==> flow/design.v <==
`timescale 1ns / 1ps
module fir
#(
    parameter   DIN_WIDTH    = 8    ,    
                FIR_TAP      = 16   ,    
                COEF_WIDTH   = 8    ,    
                DOUT_WIDTH   = 8        
)
(
    input           clk         ,
    input           rst_n       ,
    input           load_sw     ,                
    input       [ DIN_WIDTH-1:0]    data_in ,    
    input       [COEF_WIDTH-1:0]    coff_in ,    
    output      [DOUT_WIDTH-1:0]    data_out     
    );
localparam  PROD_WIDTH   = DIN_WIDTH + COEF_WIDTH,  
            ADD_WIDTH    = PROD_WIDTH + clogb2(FIR_TAP) ; 
reg [DIN_WIDTH-1:0] data_in_r;
wire [ADD_WIDTH-1:0] data_out_w;
reg [COEF_WIDTH-1:0] coff [FIR_TAP-1:0];     
wire [PROD_WIDTH-1:0] prod [FIR_TAP-1:0];    
reg [ADD_WIDTH-1:0] sum [FIR_TAP-1:0];       
always @(posedge clk or negedge rst_n) begin: LOAD
    integer i;
    if (!rst_n) begin
        for (i = 0; i <= FIR_TAP-1; i = i +1) begin
            coff[i] <= 'd0;
        end
        data_in_r <= 'd0;
    end else if(!load_sw) begin      
        coff[FIR_TAP-1] <= coff_in;
        for (i = FIR_TAP-1; i > 0; i = i -1) begin
            coff[i-1] <= coff[i];
        end
    end else begin
        data_in_r <= data_in;        
    end
end
genvar k;
generate
    for (k = 0; k < FIR_TAP; k = k + 1) begin
        assign prod[k] = data_in_r * coff[k];
    end
endgenerate
always @(posedge clk or negedge rst_n) begin: SOP
    integer m;
    if (!rst_n) begin
        for (m = 0; m < FIR_TAP; m = m + 1) begin
            sum[m] <= 'd0;
        end
    end else begin
        sum[FIR_TAP-1] <= prod[FIR_TAP-1];
        for (m = FIR_TAP-1; m > 0; m = m - 1) begin
            sum[m-1] <= prod[m-1] + sum[m];
        end
    end
end
assign data_out_w = sum[0];
assign data_out = data_out_w[ADD_WIDTH-1:ADD_WIDTH-DOUT_WIDTH];
function integer clogb2 (input integer depth);
    begin
        for(clogb2=0; depth>1; clogb2=clogb2+1)
        depth = depth >> 1;
    end
endfunction
endmodule
From RTL to reports: fir
Tool output for the design above, in the order of the flow. Lines are those of the file above, counted from 1. Operators: Yosys type, input widths -> output width; for muxes data width and select width s. Library cell names are shortened. A cell with -- has no value.

Top module: fir. Clock input: clk. Library: sky130hd. Library corner: tt_025C_1v80.

After elaboration
Yosys after proc, flatten, opt, wreduce and memory -nomap, before mapping. Enables and synchronous resets that opt folds into registers are not counted as muxes. Print and check cells are not counted. Equal cells are merged and count once.

Flip-flop bits (word level): 449. Input bits: 19. The entry for output and inout port bits reads 8. The entry for elaborated cells reads 64.

Add/subtract/negate cells: 15. The entry for $mul reads 16.

Operator list (count): $mul 8x8->16 (16); $add 16x20->20 (13); $add 16x17->18 (1); $add 16x16->17 (1).

Longest topological paths
Yosys ltp: most cells in a row. Word level: on the elaborated netlist, between registers, memories and ports. Mapped: between sequential cells and ports; inverters and the memories' decode and read muxes count.

Word-level depth: 2. For ABC_AREA the number is 0. The entry for mapped depth reads 21. The entry for depth with buffers taken out reads 18.

Netlist
Source: synth_stat.txt of the flow (Yosys; design flattened, memories mapped). It holds for the ABC_AREA given above (unset counts as 0); a run with the other value may have another netlist.

Standard cells after synthesis: 5725. For synthesis area the number is 54254.5 µm². The figure for sequential area is 10860.4 µm². Under flip-flops stands 434. Buffers: 230.

Cell types: fa_1 (count 786, total area 1.57E+04 µm²); dfrtp_1 (count 434, total area 1.09E+04 µm²); ha_1 (count 641, total area 8.02E+03 µm²); inv_1 (count 1479, total area 5.55E+03 µm²); and2_1 (count 555, total area 3472.08 µm²); nand2_1 (count 541, total area 2.03E+03 µm²); mux2_2 (count 136, total area 1.53E+03 µm²); xnor2_1 (count 144, total area 1261.21 µm²); clkbuf_1 (count 189, total area 709.43 µm²); a21oi_1 (count 131, total area 655.629 µm²); a21o_1 (count 74, total area 555.533 µm²); xor2_1 (count 61, total area 534.262 µm²); o21ai_0 (count 99, total area 495.475 µm²); nor2_1 (count 77, total area 289.027 µm²); o21a_1 (count 28, total area 210.202 µm²); nand2b_1 (count 27, total area 168.912 µm²); o21bai_1 (count 21, total area 157.651 µm²); buf_1 (count 40, total area 150.144 µm²).

Not listed: further types 51, cells in them 262.

Path before layout
Path of least setup slack by OpenSTA after synthesis, without wires, with an ideal clock, recovery checks aside; 20% of the period is set as input and as output delay. Where synthesis merged equal registers, the netlist keeps one of their names.

Path kind: flip-flop to flip-flop. From: reg data_in_r[6]. To: reg sum[1][16]. Under period stands 7.0 ns. For library setup time the number is 0.124 ns. The entry for launch time at the first pin reads 0.000 ns. For data arrival time the number is 4.844 ns. Under data required time stands 6.876 ns. For path slack the number is 2.033 ns. The figure for delay of the path is 4.968 ns. The entry for stages on the path reads 20. Under path buffers stands 3. For synthesis period reached the number is 4.967 ns.

"delay of the path" = arrival - input delay + setup time. "stages on the path" counts driving pins, that of a launching flip-flop among them; a cell with two outputs on the path counts twice. "synthesis period reached" is the clock period less the worst setup slack; recovery checks do not enter. This is arithmetic on one report: input and output delays are still those of the set period (20% each). Between the ends stands the longest chain of elaborated cells between them, by number of cells; it is not shown to be the way that was timed. Of several equally long chains one is given. A line is the first line of the expression or statement that the cell stems from. Yosys adds cells for indexed reads and writes and turns some case tables into memories.

Cells stage by stage: dfrtp_1 clkbuf_1 clkbuf_1 clkbuf_1 nand2_1 fa_1 inv_1 fa_1 inv_1 fa_1 fa_1 inv_1 ha_1 o21ai_0 nor2_1 or4_1 a31oi_1 o21ai_1 or2_2 xor2_1. Cells in the longest elaborated chain: 2. The figure for elaborated cells on any way between the ends is 2. For RTL lines with such cells the number is 2. Classes of those cells: add/sub: 1; mul: 1.

RTL lines, path after synthesis: start: declaration (RTL line 19) `reg [DIN_WIDTH-1:0] data_in_r;`; start: assignment (RTL line 30) `data_in_r <= 'd0;`; start: assignment (RTL line 37) `data_in_r <= data_in;`; $mul 8x8->16 (RTL line 43) `assign prod[k] = data_in_r * coff[k];`; $add 16x20->20 (RTL line 55) `sum[m-1] <= prod[m-1] + sum[m];`; end: assignment (RTL line 50) `sum[m] <= 'd0;`; end: assignment (RTL line 55); end: declaration (RTL line 23) `reg [ADD_WIDTH-1:0] sum [FIR_TAP-1:0];`.

Worst path after layout
From the final timing report of record 1: the path of least setup slack in the routed layout; clock arrival at registers is part of the times.

Path kind: flip-flop to flip-flop. From: reg data_in_r[7]. To: reg sum[7][16]. Under period stands 3.74 ns. For library setup time the number is 0.08 ns. The entry for launch time at the first pin reads 0.63 ns. For data arrival time the number is 5.44 ns. Under data required time stands 4.29 ns. For path slack the number is -1.14 ns. The entry for stages on the path reads 19. Under path buffers stands 4.

Between the ends stands the longest chain of elaborated cells between them, by number of cells; it is not shown to be the way that was timed. Of several equally long chains one is given.

Cells stage by stage: dfrtp_4 buf_6 buf_4 bufbuf_16 and2_1 ha_1 fa_1 fa_1 inv_1 fa_1 inv_1 ha_1 and3_4 a22o_1 a211oi_2 buf_4 o31ai_1 a21oi_1 xnor2_1. Cells in the longest elaborated chain: 2. The figure for elaborated cells on any way between the ends is 2. For RTL lines with such cells the number is 2. Classes of those cells: add/sub: 1; mul: 1.

RTL lines, path post-layout: start: declaration (RTL line 19) `reg [DIN_WIDTH-1:0] data_in_r;`; start: assignment (RTL line 30) `data_in_r <= 'd0;`; start: assignment (RTL line 37) `data_in_r <= data_in;`; $mul 8x8->16 (RTL line 43) `assign prod[k] = data_in_r * coff[k];`; $add 16x20->20 (RTL line 55) `sum[m-1] <= prod[m-1] + sum[m];`; end: assignment (RTL line 50) `sum[m] <= 'd0;`; end: assignment (RTL line 55); end: declaration (RTL line 23) `reg [ADD_WIDTH-1:0] sum [FIR_TAP-1:0];`.

==> runs of fir <==
Below are 3 stored runs of the flow (Yosys, OpenROAD; platform sky130hd) on fir, each with its settings and what was measured, unordered. Constraints: input delay and output delay 20% of the set period each, output load 0.01 pF. By "reached clock period" is meant the clock period of the run minus its worst setup slack. This is arithmetic on one report: input and output delays are still those of the set period (20% each). "worst path time": the worst setup path's part of the clock period (all of it between registers, 20% less for each end at a port) less its slack. A launch clock that arrives late makes it longer, a capture clock that arrives late makes it shorter.

Record 1 has these settings: CAP_MARGIN 35; CELL_PAD_IN_SITES_DETAIL_PLACEMENT 0; CORE_ASPECT_RATIO 0.53; CORE_MARGIN 5; CORE_UTILIZATION 52; CTS_CLUSTER_DIAMETER 204; CTS_CLUSTER_SIZE 10; MAX_ROUTING_LAYER met4; MIN_ROUTING_LAYER met1; SETUP_SLACK_MARGIN 0.39; TNS_END_PERCENT 10; period_ns 3.74; SLEW_MARGIN 20. For the smallest setup slack the run shows -1.143 ns. The total die area stands at 111,224.0 µm². The worst path time reads 4.88 ns. Worst setup path kind: flip-flop to flip-flop. The reached clock period is 4.883 ns. The measured standard-cell area of the final layout is 65,716.8 µm². For the mapped cell area after synthesis the run shows 54,254.5 µm².

Record 2 has these settings: CORE_UTILIZATION 40; period_ns 7.0; CAP_MARGIN 20; CORE_MARGIN 2; SLEW_MARGIN 20. For the smallest setup slack the run shows 1.214 ns. The total die area stands at 138,600.0 µm². The worst path time reads 5.79 ns. Worst setup path kind: flip-flop to flip-flop. The reached clock period is 5.786 ns. The measured standard-cell area of the final layout is 58,142.0 µm². For the mapped cell area after synthesis the run shows 54,254.5 µm².

Record 3 has these settings: ABC_AREA 1; CAP_MARGIN 10; CELL_PAD_IN_SITES_DETAIL_PLACEMENT 2; CORE_ASPECT_RATIO 1.85; CORE_MARGIN 5; CTS_CLUSTER_DIAMETER 116; CTS_CLUSTER_SIZE 78; HOLD_SLACK_MARGIN 0.02; MAX_ROUTING_LAYER met4; MIN_ROUTING_LAYER met2; PLACE_DENSITY_LB_ADDON 0.03; SETUP_SLACK_MARGIN 1.26; TNS_END_PERCENT 15; period_ns 5.89; CORE_UTILIZATION 40; SLEW_MARGIN 20. For the smallest setup slack the run shows 1.052 ns. The total die area stands at 149,759.0 µm². The worst path time reads 4.84 ns. Worst setup path kind: flip-flop to flip-flop. The reached clock period is 4.838 ns. The measured standard-cell area of the final layout is 62,970.4 µm². For the mapped cell area after synthesis the run shows 56,708.1 µm².
